==> flow/design.v <==
module sort_pipe #(
parameter DATA_WIDTH='d8
)(
input 				          clk,
input 				          rst_n,
input 					      client_val,
input [(8*DATA_WIDTH)-1:0]    client_data,
output reg                    client_rdy,
input 				          sort_rdy,
output reg                    sort_val,
output reg [8*DATA_WIDTH-1:0]   sort_data
);
reg [DATA_WIDTH-1 : 0] D0;
reg [DATA_WIDTH-1 : 0] D1;
reg [DATA_WIDTH-1 : 0] D2;
reg [DATA_WIDTH-1 : 0] D3;
reg [DATA_WIDTH-1 : 0] D4;
reg [DATA_WIDTH-1 : 0] D5;
reg [DATA_WIDTH-1 : 0] D6;
reg [DATA_WIDTH-1 : 0] D7;
reg [DATA_WIDTH-1:0] P0_C0_MAX;
reg [DATA_WIDTH-1:0] P0_C0_MIN;
reg [DATA_WIDTH-1:0] P0_C1_MIN;
reg [DATA_WIDTH-1:0] P0_C1_MAX;
reg [DATA_WIDTH-1:0] P0_C2_MAX;
reg [DATA_WIDTH-1:0] P0_C2_MIN;
reg [DATA_WIDTH-1:0] P0_C3_MIN;
reg [DATA_WIDTH-1:0] P0_C3_MAX;
reg [DATA_WIDTH-1:0] P1_C0_MAX;
reg [DATA_WIDTH-1:0] P1_C0_MIN;
reg [DATA_WIDTH-1:0] P1_C1_MIN;
reg [DATA_WIDTH-1:0] P1_C1_MAX;
reg [DATA_WIDTH-1:0] P1_C2_MAX;
reg [DATA_WIDTH-1:0] P1_C2_MIN;
reg [DATA_WIDTH-1:0] P1_C3_MIN;
reg [DATA_WIDTH-1:0] P1_C3_MAX;
reg [DATA_WIDTH-1:0] P2_C0_MIN;
reg [DATA_WIDTH-1:0] P2_C0_MAX;
reg [DATA_WIDTH-1:0] P2_C1_MIN;
reg [DATA_WIDTH-1:0] P2_C1_MAX;
reg [DATA_WIDTH-1:0] P3_C0_MIN;
reg [DATA_WIDTH-1:0] P3_C0_MAX;
reg [DATA_WIDTH-1:0] P3_C1_MIN;
reg [DATA_WIDTH-1:0] P3_C1_MAX;
reg [DATA_WIDTH-1:0] P3_C2_MIN;
reg [DATA_WIDTH-1:0] P3_C2_MAX;
reg [DATA_WIDTH-1:0] P3_C3_MIN;
reg [DATA_WIDTH-1:0] P3_C3_MAX;
reg [DATA_WIDTH-1:0] P4_C0_MIN;
reg [DATA_WIDTH-1:0] P4_C0_MAX;
reg [DATA_WIDTH-1:0] P4_C1_MAX;
reg [DATA_WIDTH-1:0] P4_C1_MIN;
reg [DATA_WIDTH-1:0] P4_C2_MIN;
reg [DATA_WIDTH-1:0] P4_C2_MAX;
reg [DATA_WIDTH-1:0] P4_C3_MAX;
reg [DATA_WIDTH-1:0] P4_C3_MIN;
reg [DATA_WIDTH-1:0] P5_C0_MIN;
reg [DATA_WIDTH-1:0] P5_C0_MAX;
reg [DATA_WIDTH-1:0] P5_C1_MAX;
reg [DATA_WIDTH-1:0] P5_C1_MIN;
reg [DATA_WIDTH-1:0] P5_C2_MIN;
reg [DATA_WIDTH-1:0] P5_C2_MAX;
reg [DATA_WIDTH-1:0] P5_C3_MAX;
reg [DATA_WIDTH-1:0] P5_C3_MIN;
reg [DATA_WIDTH-1:0] P2_C0_MIN_D;
reg [DATA_WIDTH-1:0] P2_C2_MIN_D;
reg [DATA_WIDTH-1:0] P2_C1_MAX_D;
reg [DATA_WIDTH-1:0] P2_C3_MAX_D;
reg [DATA_WIDTH-1:0] P4_C0_MIN_D;
reg [DATA_WIDTH-1:0] P4_C0_MAX_D;
reg [DATA_WIDTH-1:0] P4_C3_MIN_D;
reg [DATA_WIDTH-1:0] P4_C3_MAX_D;
reg [DATA_WIDTH-1:0] P5_C0_MIN_D;
reg [DATA_WIDTH-1:0] P5_C3_MAX_D;
reg [7:0] vld;
wire adv = ~vld[7] | sort_rdy;
always @(posedge clk or negedge rst_n) begin
if(~rst_n) D0 <= 'b0;
else if(adv) D0 <= client_data[DATA_WIDTH-1 : 0];
end
always @(posedge clk or negedge rst_n) begin
if(~rst_n) D1 <= 'b0;
else if(adv) D1 <=client_data[(2*DATA_WIDTH)-1 : DATA_WIDTH]; 
end
always @(posedge clk or negedge rst_n) begin
if(~rst_n) D2 <= 'b0;
else if(adv) D2 <=client_data[(3*DATA_WIDTH)-1 :(2*DATA_WIDTH)];
end 
always @(posedge clk or negedge rst_n) begin
if(~rst_n) D3 <= 'b0;
else if(adv) D3 <=client_data[(4*DATA_WIDTH)-1 :(3*DATA_WIDTH)];
end 
always @(posedge clk or negedge rst_n) begin
if(~rst_n) D4 <= 'b0;
else if(adv) D4 <=client_data[(5*DATA_WIDTH)-1 :(4*DATA_WIDTH)];
end 
always @(posedge clk or negedge rst_n) begin
if(~rst_n) D5 <= 'b0;
else if(adv) D5 <=client_data[(6*DATA_WIDTH)-1 :(5*DATA_WIDTH)];
end 
always @(posedge clk or negedge rst_n) begin
if(~rst_n) D6 <= 'b0;
else if(adv) D6 <=client_data[(7*DATA_WIDTH)-1 :(6*DATA_WIDTH)];
end 
always @(posedge clk or negedge rst_n) begin
if(~rst_n) D7 <= 'b0;
else if(adv) D7 <=client_data[(8*DATA_WIDTH)-1 :(7*DATA_WIDTH)]; 
end 
always @(posedge clk or negedge rst_n) begin
	if(~rst_n) P0_C0_MIN <= 'b0;
	else if (adv) if (D0 < D1) begin
		P0_C0_MIN <= D0;
	end
	else P0_C0_MIN <= D1;
end
always @(posedge clk or negedge rst_n) begin
	if(~rst_n) P0_C0_MAX <= 'b0;
	else if (adv) if (D0 > D1) begin
		P0_C0_MAX <= D0;
	end
	else P0_C0_MAX <= D1;
end
always @(posedge clk or negedge rst_n) begin
	if(~rst_n) P0_C1_MIN <= 'b0;
	else if (adv) if (D2 < D3) begin
		P0_C1_MIN <= D2;
	end
	else P0_C1_MIN <= D3;
end
always @(posedge clk or negedge rst_n) begin
	if(~rst_n) P0_C1_MAX <= 'b0;
	else if (adv) if (D2 > D3) begin
		P0_C1_MAX <= D2;
	end
	else P0_C1_MAX <= D3;
end
always @(posedge clk or negedge rst_n) begin
	if(~rst_n) P0_C2_MIN <= 'b0;
	else if (adv) if (D4 < D5) begin
		P0_C2_MIN <= D4;
	end
	else P0_C2_MIN <= D5;
end
always @(posedge clk or negedge rst_n) begin
	if(~rst_n) P0_C2_MAX <= 'b0;
	else if (adv) if (D4 > D5) begin
		P0_C2_MAX <= D4;
	end
	else P0_C2_MAX <= D5;
end
always @(posedge clk or negedge rst_n) begin
	if(~rst_n) P0_C3_MIN <= 'b0;
	else if (adv) if (D6 < D7) begin
		P0_C3_MIN <= D6;
	end
	else P0_C3_MIN <= D7;
end
always @(posedge clk or negedge rst_n) begin
	if(~rst_n) P0_C3_MAX <= 'b0;
	else if (adv) if (D6 > D7) begin
		P0_C3_MAX <= D6;
	end
	else P0_C3_MAX <= D7;
end
always @(posedge clk or negedge rst_n) begin
if(~rst_n) P1_C0_MIN <= 'b0;
	else if (adv) if (P0_C0_MIN < P0_C1_MIN) begin
		P1_C0_MIN <=P0_C0_MIN;
	end
	else P1_C0_MIN <= P0_C1_MIN;
end
always @(posedge clk or negedge rst_n) begin
if(~rst_n) P1_C0_MAX <= 'b0;
	else if (adv) if (P0_C0_MIN >P0_C1_MIN) begin
		P1_C0_MAX <=P0_C0_MIN;
	end
	else P1_C0_MAX <= P0_C1_MIN;
end
always @(posedge clk or negedge rst_n) begin
if(~rst_n) P1_C1_MIN <= 'b0;
	else if (adv) if (P0_C0_MAX < P0_C1_MAX) begin
		P1_C1_MIN <=P0_C0_MAX;
	end
	else P1_C1_MIN <= P0_C1_MAX;
end
always @(posedge clk or negedge rst_n) begin
if(~rst_n) P1_C1_MAX <= 'b0;
	else if (adv) if (P0_C0_MAX >P0_C1_MAX) begin
		P1_C1_MAX <=P0_C0_MAX;
	end
	else P1_C1_MAX <= P0_C1_MAX;
end
always @(posedge clk or negedge rst_n) begin
if(~rst_n) P1_C2_MIN <= 'b0;
	else if (adv) if (P0_C2_MIN < P0_C3_MIN) begin
		P1_C2_MIN <=P0_C2_MIN;
	end
	else P1_C2_MIN <= P0_C3_MIN;
end
always @(posedge clk or negedge rst_n) begin
if(~rst_n) P1_C2_MAX <= 'b0;
	else if (adv) if (P0_C2_MIN >P0_C3_MIN) begin
		P1_C2_MAX <=P0_C2_MIN;
end
	else P1_C2_MAX <= P0_C3_MIN;
end
always @(posedge clk or negedge rst_n) begin
if(~rst_n) P1_C3_MIN <= 'b0;
	else if (adv) if (P0_C2_MAX < P0_C3_MAX) begin
		P1_C3_MIN <=P0_C2_MAX;
	end
	else P1_C3_MIN <= P0_C3_MAX;
end
always @(posedge clk or negedge rst_n) begin
if(~rst_n) P1_C3_MAX <= 'b0;
	else if (adv) if (P0_C2_MAX >P0_C3_MAX) begin
		P1_C3_MAX <=P0_C2_MAX;
	end
	else P1_C3_MAX <= P0_C3_MAX;
end
always @(posedge clk or negedge rst_n) begin
if(~rst_n) P2_C0_MIN <= 'b0;
else if (adv) if(P1_C0_MAX<P1_C1_MIN)begin
       P2_C0_MIN<=P1_C0_MAX;
end
	 else P2_C0_MIN<=P1_C1_MIN;
	end
always @(posedge clk or negedge rst_n) begin  
if(~rst_n) P2_C0_MAX <= 'b0;
else if (adv) if(P1_C0_MAX>P1_C1_MIN) begin
     P2_C0_MAX<=P1_C0_MAX;
	 end
	 else P2_C0_MAX<=P1_C1_MIN;
	 end
always @(posedge clk or negedge rst_n) begin
if(~rst_n) P2_C1_MIN <= 'b0;
else if (adv) if(P1_C2_MAX<P1_C3_MIN)begin
     P2_C1_MIN<=P1_C2_MAX;
	 end
	 else P2_C1_MIN<=P1_C3_MIN;
	 end
always @(posedge clk or negedge rst_n) begin  
if(~rst_n) P2_C1_MAX <= 'b0;
else if (adv) if(P1_C2_MAX>P1_C3_MIN)begin
     P2_C1_MAX<=P1_C2_MAX;
	 end
	 else P2_C1_MAX<=P1_C3_MIN;
	 end
always @(posedge clk or negedge rst_n) begin
if(~rst_n) P3_C0_MIN <= 'b0;
else if (adv) if(P2_C0_MIN_D<P2_C2_MIN_D)begin
     P3_C0_MIN<=P2_C0_MIN_D;
	 end
	 else P3_C0_MIN<=P2_C2_MIN_D;
end
always @(posedge clk or negedge rst_n) begin
if(~rst_n) P3_C2_MIN <= 'b0;
else if (adv) if(P2_C0_MIN_D<P2_C2_MIN_D)begin
     P3_C2_MIN<=P2_C2_MIN_D;
	 end
	 else P3_C2_MIN<=P2_C0_MIN_D;
end
always @(posedge clk or negedge rst_n) begin
if(~rst_n) P3_C0_MAX <= 'b0;
else if (adv) if(P2_C0_MIN<P2_C1_MIN)begin
     P3_C0_MAX<=P2_C0_MIN;
	 end
	 else P3_C0_MAX<=P2_C1_MIN;
	 end
always @(posedge clk or negedge rst_n) begin
if(~rst_n) P3_C2_MAX <= 'b0;
else if (adv) if(P2_C0_MIN<P2_C1_MIN)begin
     P3_C2_MAX<=P2_C1_MIN;
	 end
	 else P3_C2_MAX<=P2_C0_MIN;
 end
 always @(posedge clk or negedge rst_n) begin
 if(~rst_n)P3_C1_MIN<='b0;
 else if (adv) if(P2_C0_MAX<P2_C1_MAX)begin
  P3_C1_MIN<=P2_C0_MAX;
  end
  else P3_C1_MIN<=P2_C1_MAX;
  end
   always @(posedge clk or negedge rst_n) begin
 if(~rst_n)P3_C3_MIN<='b0;
 else if (adv) if(P2_C0_MAX<P2_C1_MAX)begin
  P3_C3_MIN<=P2_C1_MAX;
  end
  else P3_C3_MIN<=P2_C0_MAX;
  end
  always @(posedge clk or negedge rst_n) begin
 if(~rst_n)P3_C1_MAX<='b0;
 else if (adv) if(P2_C1_MAX_D<P2_C3_MAX_D)begin
  P3_C1_MAX<=P2_C1_MAX_D;
  end
  else P3_C1_MAX<=P2_C3_MAX_D;
  end
   always @(posedge clk or negedge rst_n) begin
 if(~rst_n)P3_C3_MAX<='b0;
 else if (adv) if(P2_C1_MAX_D<P2_C3_MAX_D)begin
  P3_C3_MAX<=P2_C3_MAX_D;
  end
  else P3_C3_MAX<=P2_C1_MAX_D;
  end
always @(posedge clk or negedge rst_n) begin
  if(~rst_n)P4_C1_MIN<='b0;
  else if (adv) if(P3_C1_MIN>P3_C2_MIN)begin
  P4_C1_MIN<=P3_C2_MIN;
  end
  else P4_C1_MIN <=P3_C1_MIN;
  end
always @(posedge clk or negedge rst_n) begin
  if(~rst_n)P4_C2_MIN<='b0;
  else if (adv) if(P3_C1_MIN>P3_C2_MIN)begin
  P4_C2_MIN<=P3_C1_MIN;
  end
  else P4_C2_MIN <=P3_C2_MIN;
  end 
always @(posedge clk or negedge rst_n) begin
   if(~rst_n) P4_C1_MAX<='b0;
   else if (adv) if(P3_C1_MAX<P3_C2_MAX)begin
   P4_C1_MAX<=P3_C1_MAX;
   end
   else  P4_C1_MAX<=P3_C2_MAX;
   end
always @(posedge clk or negedge rst_n) begin
   if(~rst_n)P4_C2_MAX<='b0;
   else if (adv) if(P3_C1_MAX<P3_C2_MAX)begin
   P4_C2_MAX<=P3_C2_MAX;
   end
   else P4_C2_MAX<=P3_C1_MAX;
   end
always @(posedge clk or negedge rst_n) begin
   if(~rst_n)P5_C0_MAX<='b0;
   else if (adv) if(P4_C0_MAX_D>P4_C1_MIN)begin
   P5_C0_MAX<=P4_C1_MIN;
   end
   else P5_C0_MAX<=P4_C0_MAX_D;
   end
always @(posedge clk or negedge rst_n) begin
   if(~rst_n)P5_C1_MIN<='b0;
   else if (adv) if(P4_C0_MAX_D>P4_C1_MIN)begin
   P5_C1_MIN<=P4_C0_MAX_D;
   end
   else  P5_C1_MIN<=P4_C1_MIN;
end
always @(posedge clk or negedge rst_n) begin
   if(~rst_n)P5_C1_MAX<='b0;
   else if (adv) if(P4_C1_MAX>P4_C2_MIN)begin
   P5_C1_MAX<=P4_C2_MIN;
   end
   else  P5_C1_MAX<=P4_C1_MAX;
end
always @(posedge clk or negedge rst_n) begin
   if(~rst_n)P5_C2_MIN<='b0;
   else if (adv) if(P4_C1_MAX>P4_C2_MIN)begin
   P5_C2_MIN<=P4_C1_MAX;
   end
   else P5_C2_MIN<=P4_C2_MIN;
   end
always @(posedge clk or negedge rst_n) begin
   if(~rst_n)P5_C2_MAX<='b0;
   else if (adv) if(P4_C2_MAX>P4_C3_MIN_D)begin
   	P5_C2_MAX<=P4_C3_MIN_D;
   end
   else  P5_C2_MAX<=P4_C2_MAX;
end
always @(posedge clk or negedge rst_n) begin
   if(~rst_n)P5_C3_MIN<='b0;
   else if (adv) if(P4_C2_MAX>P4_C3_MIN_D)begin
   P5_C3_MIN<=P4_C2_MAX;
   end
   else P5_C3_MIN<=P4_C3_MIN_D;
   end
always @(posedge clk or negedge rst_n) begin
   if(~rst_n) begin
      P2_C0_MIN_D <= 'b0; P2_C2_MIN_D <= 'b0; P2_C1_MAX_D <= 'b0; P2_C3_MAX_D <= 'b0;
      P4_C0_MIN_D <= 'b0; P4_C0_MAX_D <= 'b0; P4_C3_MIN_D <= 'b0; P4_C3_MAX_D <= 'b0;
      P5_C0_MIN_D <= 'b0; P5_C3_MAX_D <= 'b0;
   end
   else if (adv) begin
      P2_C0_MIN_D <= P1_C0_MIN; P2_C2_MIN_D <= P1_C2_MIN; P2_C1_MAX_D <= P1_C1_MAX; P2_C3_MAX_D <= P1_C3_MAX;
      P4_C0_MIN_D <= P3_C0_MIN; P4_C0_MAX_D <= P3_C0_MAX; P4_C3_MIN_D <= P3_C3_MIN; P4_C3_MAX_D <= P3_C3_MAX;
      P5_C0_MIN_D <= P4_C0_MIN_D; P5_C3_MAX_D <= P4_C3_MAX_D;
   end
end
always @(posedge clk or negedge rst_n) begin
   if(~rst_n) vld <= 'b0;
   else if (adv) vld <= {vld[6:0], client_val};
end
always @(posedge clk or negedge rst_n) begin
   if(~rst_n) sort_data <= 64'b0;
   else if (adv)
     sort_data <= {P5_C0_MIN_D,P5_C0_MAX,P5_C1_MIN,P5_C1_MAX,P5_C2_MIN,P5_C2_MAX,P5_C3_MIN,P5_C3_MAX_D};
end
always @(*) begin
   sort_val   = vld[7];
   client_rdy = adv;
end
endmodule
Ticket comment

Tool chain data of sort_pipe
Module sort_pipe before and after one edit of its RTL, step after step.
"unedited" refers to lines of the RTL above, "edited" to lines of the edited file.
"difference": "edited" minus "unedited" as printed here. "rel. change": 100 x difference / "unedited".
Operators carry their Yosys type and port widths (W data, S select, Z words).
Cell names lack the library's common part.
The mark - stands for no value.
Set-up
  top module: sort_pipe
  clock input: clk
  library: sky130hd
  corner: tt_025C_1v80

Diff
The edit as a unified diff against the file above.
The edited RTL no longer does the same as the RTL above: the edit was made by script, with no optimisation intended.
begin of diff
@@ -354,5 +354,5 @@
 always @(posedge clk or negedge rst_n) begin
    if(~rst_n)P5_C2_MIN<='b0;
-   else if (adv) if(P4_C1_MAX>P4_C2_MIN)begin
+   else if (adv) if(P4_C1_MAX<=P4_C2_MIN)begin
    P5_C2_MIN<=P4_C1_MAX;
    end
end of diff

Word-level counts
Source: Yosys, flattened and elaborated, memories not mapped. Widths are those after wreduce; folded enables and synchronous resets count as part of the registers. Registers that Yosys merges into a memory's read port (data or address) are not register bits. Print and check cells do not count. Equal cells are merged and count once.
Operators by class
  order comparisons: unedited 29, edited 30, difference +1, rel. change +3.45%
  multiplexer cells: unedited 38, edited 38, difference 0, rel. change 0.00%
  bitwise operators: unedited 2, edited 2, difference 0, rel. change 0.00%
Operators with widths
  $le A8 B8 Y1: unedited 0, edited 1, difference +1
  $mux W8: unedited 38, edited 38, difference 0, rel. change 0.00%
  $lt A8 B8 Y1: unedited 15, edited 15, difference 0, rel. change 0.00%
  $gt A8 B8 Y1: unedited 14, edited 14, difference 0, rel. change 0.00%
  $not A1 Y1: unedited 1, edited 1, difference 0, rel. change 0.00%
  $or A1 B1 Y1: unedited 1, edited 1, difference 0, rel. change 0.00%
Bit counts
  register bits after elaboration: unedited 520, edited 520, difference 0, rel. change 0.00%
  input port bits: unedited 68, edited 68, difference 0, rel. change 0.00%
  output and inout bits: unedited 66, edited 66, difference 0, rel. change 0.00%
  elaborated cells: unedited 127, edited 128, difference +1, rel. change +0.79%

Logic depth
Yosys ltp: most cells in a row. Word level: on the elaborated netlist, between registers, memories and ports. Mapped: between sequential cells and ports; inverters and the memories' decode and read muxes count.
Logic depth
  depth after elaboration: unedited 2, edited 2, difference 0, rel. change 0.00%
  ABC_AREA: unedited 0, edited 0
  mapped depth: unedited 8, edited 9, difference +1, rel. change +12.50%
  gate-level depth less buffers: unedited 7, edited 7, difference 0, rel. change 0.00%

Netlist
Yosys stat after the flow's synthesis: flattened, memories mapped to cells. It holds for the ABC_AREA given above (unset counts as 0); a run with the other value may have another netlist.
Cells by type
  nand2_1: unedited 604, edited 580, difference -24, rel. change -3.97%
  o21ai_1: unedited 49, edited 25, difference -24, rel. change -48.98%
  o21ai_0: unedited 248, edited 267, difference +19, rel. change +7.66%
  buf_2: unedited 96, edited 79, difference -17, rel. change -17.71%
  buf_4: unedited 14, edited 31, difference +17, rel. change +121.43%
  dfrtp_1: unedited 520, edited 504, difference -16, rel. change -3.08%
  buf_6: unedited 14, edited 26, difference +12, rel. change +85.71%
  clkbuf_1: unedited 57, edited 46, difference -11, rel. change -19.30%
  nand3_1: unedited 347, edited 339, difference -8, rel. change -2.31%
  a31oi_1: unedited 144, edited 136, difference -8, rel. change -5.56%
  nor2_4: unedited 10, edited 3, difference -7, rel. change -70.00%
  nor2_1: unedited 191, edited 187, difference -4, rel. change -2.09%
  nand4_4: unedited 7, edited 3, difference -4, rel. change -57.14%
  nor2b_1: unedited 57, edited 60, difference +3, rel. change +5.26%
  o21ai_2: unedited 19, edited 16, difference -3, rel. change -15.79%
  nand4_2: unedited 7, edited 10, difference +3, rel. change +42.86%
  nor2_2: unedited 7, edited 10, difference +3, rel. change +42.86%
  a211o_2: unedited 11, edited 13, difference +2, rel. change +18.18%
Not every row of either side is listed.
Mapped netlist
  mapped cells: unedited 3221, edited 3151, difference -70, rel. change -2.17%
  chip area (Yosys) (um^2): unedited 28244.6, edited 27626.5, difference -618.1, rel. change -2.19%
  area of sequential cells (um^2): unedited 13012.5, edited 12612.1, difference -400.4, rel. change -3.08%
  flip-flops: unedited 520, edited 504, difference -16, rel. change -3.08%

Timing after synthesis
Source: OpenSTA report_checks on the synthesized netlist (no wires, ideal clock, input and output delay 20% of the period each), path of least setup slack; recovery checks are left aside. Register names are those of the netlist, which keeps one name where synthesis merged equal registers.
Path post-synthesis
  kind: unedited input to output, edited input to output
  start: unedited in sort_rdy, edited in sort_rdy
  end: unedited out client_rdy, edited out client_rdy
  period (ns): unedited 3.0, edited 3.0, difference 0.0, rel. change 0.00%
  external input delay (ns): unedited 0.600, edited 0.600, difference 0.000, rel. change 0.00%
  external output delay (ns): unedited 0.600, edited 0.600, difference 0.000, rel. change 0.00%
  launch time at the first pin (ns): unedited 0.600, edited 0.600, difference 0.000, rel. change 0.00%
  data arrival time (ns): unedited 1.296, edited 1.376, difference +0.080, rel. change +6.17%
  required time (ns): unedited 2.400, edited 2.400, difference 0.000, rel. change 0.00%
  path slack (ns): unedited 1.104, edited 1.024, difference -0.080
  delay of the path (ns): unedited 0.696, edited 0.776, difference +0.080, rel. change +11.49%
  stages: unedited 5, edited 7, difference +2, rel. change +40.00%
  buffers on the path: unedited 3, edited 5, difference +2, rel. change +66.67%
  period reached after synthesis (ns): unedited 1.896, edited 1.976, difference +0.080, rel. change +4.22%
"delay of the path" = arrival - input delay + setup time.
At an output port there is no setup time.
"stages" counts driving pins, that of a launching flip-flop among them; a cell with two outputs on the path counts twice.
"period reached after synthesis" is the clock period less the worst setup slack; recovery checks do not enter. This is arithmetic on one report: input and output delays are still those of the set period (20% each).
Between the ends stands the longest chain of elaborated cells between them, by number of cells; it is not shown to be the way that was timed. Of several equally long chains one is given.
Each line given opens the expression or statement behind the cell; cells for indexed reads and writes are added by Yosys, which also makes memories of some case tables.
Between the ends, post-synthesis, unedited
  cells stage by stage: nor2b_2 inv_2 buf_4 buf_2 buf_2
  length of the longest elaborated chain: 1
Ends and longest elaborated chain, post-synthesis, unedited
  start, declared: line 9  | input sort_rdy,
  $or A1 B1 Y1: line 76  | wire adv = ~vld[7] | sort_rdy;
  end, declared: line 8  | output reg                    client_rdy,
Between the ends, post-synthesis, edited
  cells stage by stage: nor2b_4 buf_6 inv_2 buf_6 buf_6 buf_2 buf_2
  length of the longest elaborated chain: 1
Ends and longest elaborated chain, post-synthesis, edited
  start, declared: line 9  | input sort_rdy,
  $or A1 B1 Y1: line 76  | wire adv = ~vld[7] | sort_rdy;
  end, declared: line 8  | output reg                    client_rdy,

Worst path after layout
From the final timing report of each run of pair 1: the path of least setup slack in the routed layout; clock arrival at registers is part of the times.
Path post-layout
  kind: unedited input to output, edited input to output
  start: unedited in sort_rdy, edited in sort_rdy
  end: unedited out client_rdy, edited out client_rdy
  period (ns): unedited 3.0, edited 3.0, difference 0.0, rel. change 0.00%
  external input delay (ns): unedited 0.60, edited 0.60, difference 0.00, rel. change 0.00%
  external output delay (ns): unedited 0.60, edited 0.60, difference 0.00, rel. change 0.00%
  launch time at the first pin (ns): unedited 0.60, edited 0.60, difference 0.00, rel. change 0.00%
  data arrival time (ns): unedited 1.90, edited 1.92, difference +0.02, rel. change +1.05%
  required time (ns): unedited 2.40, edited 2.40, difference 0.00, rel. change 0.00%
  path slack (ns): unedited 0.50, edited 0.48, difference -0.02
  stages: unedited 4, edited 4, difference 0, rel. change 0.00%
  buffers on the path: unedited 2, edited 2, difference 0, rel. change 0.00%
Between the ends stands the longest chain of elaborated cells between them, by number of cells; it is not shown to be the way that was timed. Of several equally long chains one is given.
Between the ends, post-layout, unedited
  cells stage by stage: clkdlybuf4s50_1 nor2b_4 inv_8 clkdlybuf4s50_1
  length of the longest elaborated chain: 1
Ends and longest elaborated chain, post-layout, unedited
  start, declared: line 9  | input sort_rdy,
  $or A1 B1 Y1: line 76  | wire adv = ~vld[7] | sort_rdy;
  end, declared: line 8  | output reg                    client_rdy,
Between the ends, post-layout, edited
  cells stage by stage: clkdlybuf4s50_1 nor2b_4 inv_8 clkdlybuf4s50_1
  length of the longest elaborated chain: 1
Ends and longest elaborated chain, post-layout, edited
  start, declared: line 9  | input sort_rdy,
  $or A1 B1 Y1: line 76  | wire adv = ~vld[7] | sort_rdy;
  end, declared: line 8  | output reg                    client_rdy,

Flow runs
Runs of the flow (Yosys, OpenROAD) on both versions; the two runs of a pair have the same settings. The constraints put input and output delay at 20% of the set period each and load the outputs with 0.01 pF.
Flow settings, pair 1
  CORE_UTILIZATION: 40
  PLACE_DENSITY: 0.6
  period_ns: 3.0
  CAP_MARGIN: 20
  CORE_MARGIN: 2
  SLEW_MARGIN: 20
Results, pair 1
  post-synthesis cell area (um^2): unedited 28244.6, edited 27626.5, difference -618.1, rel. change -2.19%
  area of the die (um^2): unedited 72754.3, edited 71184.9, difference -1569.4, rel. change -2.16%
  utilization of the finished layout (%): unedited 46.3, edited 46.0, difference -0.3
  smallest setup slack (ns): unedited 0.502, edited 0.480, difference -0.022
  power (mW): unedited 41.716, edited 40.512, difference -1.204, rel. change -2.89%
  achieved clock period (ns): unedited 2.498, edited 2.520, difference +0.022, rel. change +0.88%
Flow settings, pair 2
  ABC_AREA: 0
  CELL_PAD_IN_SITES_DETAIL_PLACEMENT: 2
  CELL_PAD_IN_SITES_GLOBAL_PLACEMENT: 0
  CORE_UTILIZATION: 42
  CTS_CLUSTER_DIAMETER: 370
  CTS_CLUSTER_SIZE: 89
  MIN_ROUTING_LAYER: met1
  PLACE_DENSITY_LB_ADDON: 0.28
  SETUP_SLACK_MARGIN: -0.08
  TNS_END_PERCENT: 60
  period_ns: 4.49
  CAP_MARGIN: 20
  CORE_MARGIN: 2
  SLEW_MARGIN: 20
Results, pair 2
  post-synthesis cell area (um^2): unedited 28244.6, edited 27626.5, difference -618.1, rel. change -2.19%
  area of the die (um^2): unedited 69340.1, edited 67844.6, difference -1495.5, rel. change -2.16%
  utilization of the finished layout (%): unedited 45.4, edited 45.2, difference -0.2
  smallest setup slack (ns): unedited 1.105, edited 1.167, difference +0.062
  power (mW): unedited 27.542, edited 26.068, difference -1.474, rel. change -5.35%
  achieved clock period (ns): unedited 3.385, edited 3.323, difference -0.062, rel. change -1.83%
"achieved clock period" is the run's clock period less its worst setup slack. It is reckoned from that one timing run; input and output delays stay at 20% of the period that was set.
"power": no workload was simulated; the value follows from the tool's default switching activity.
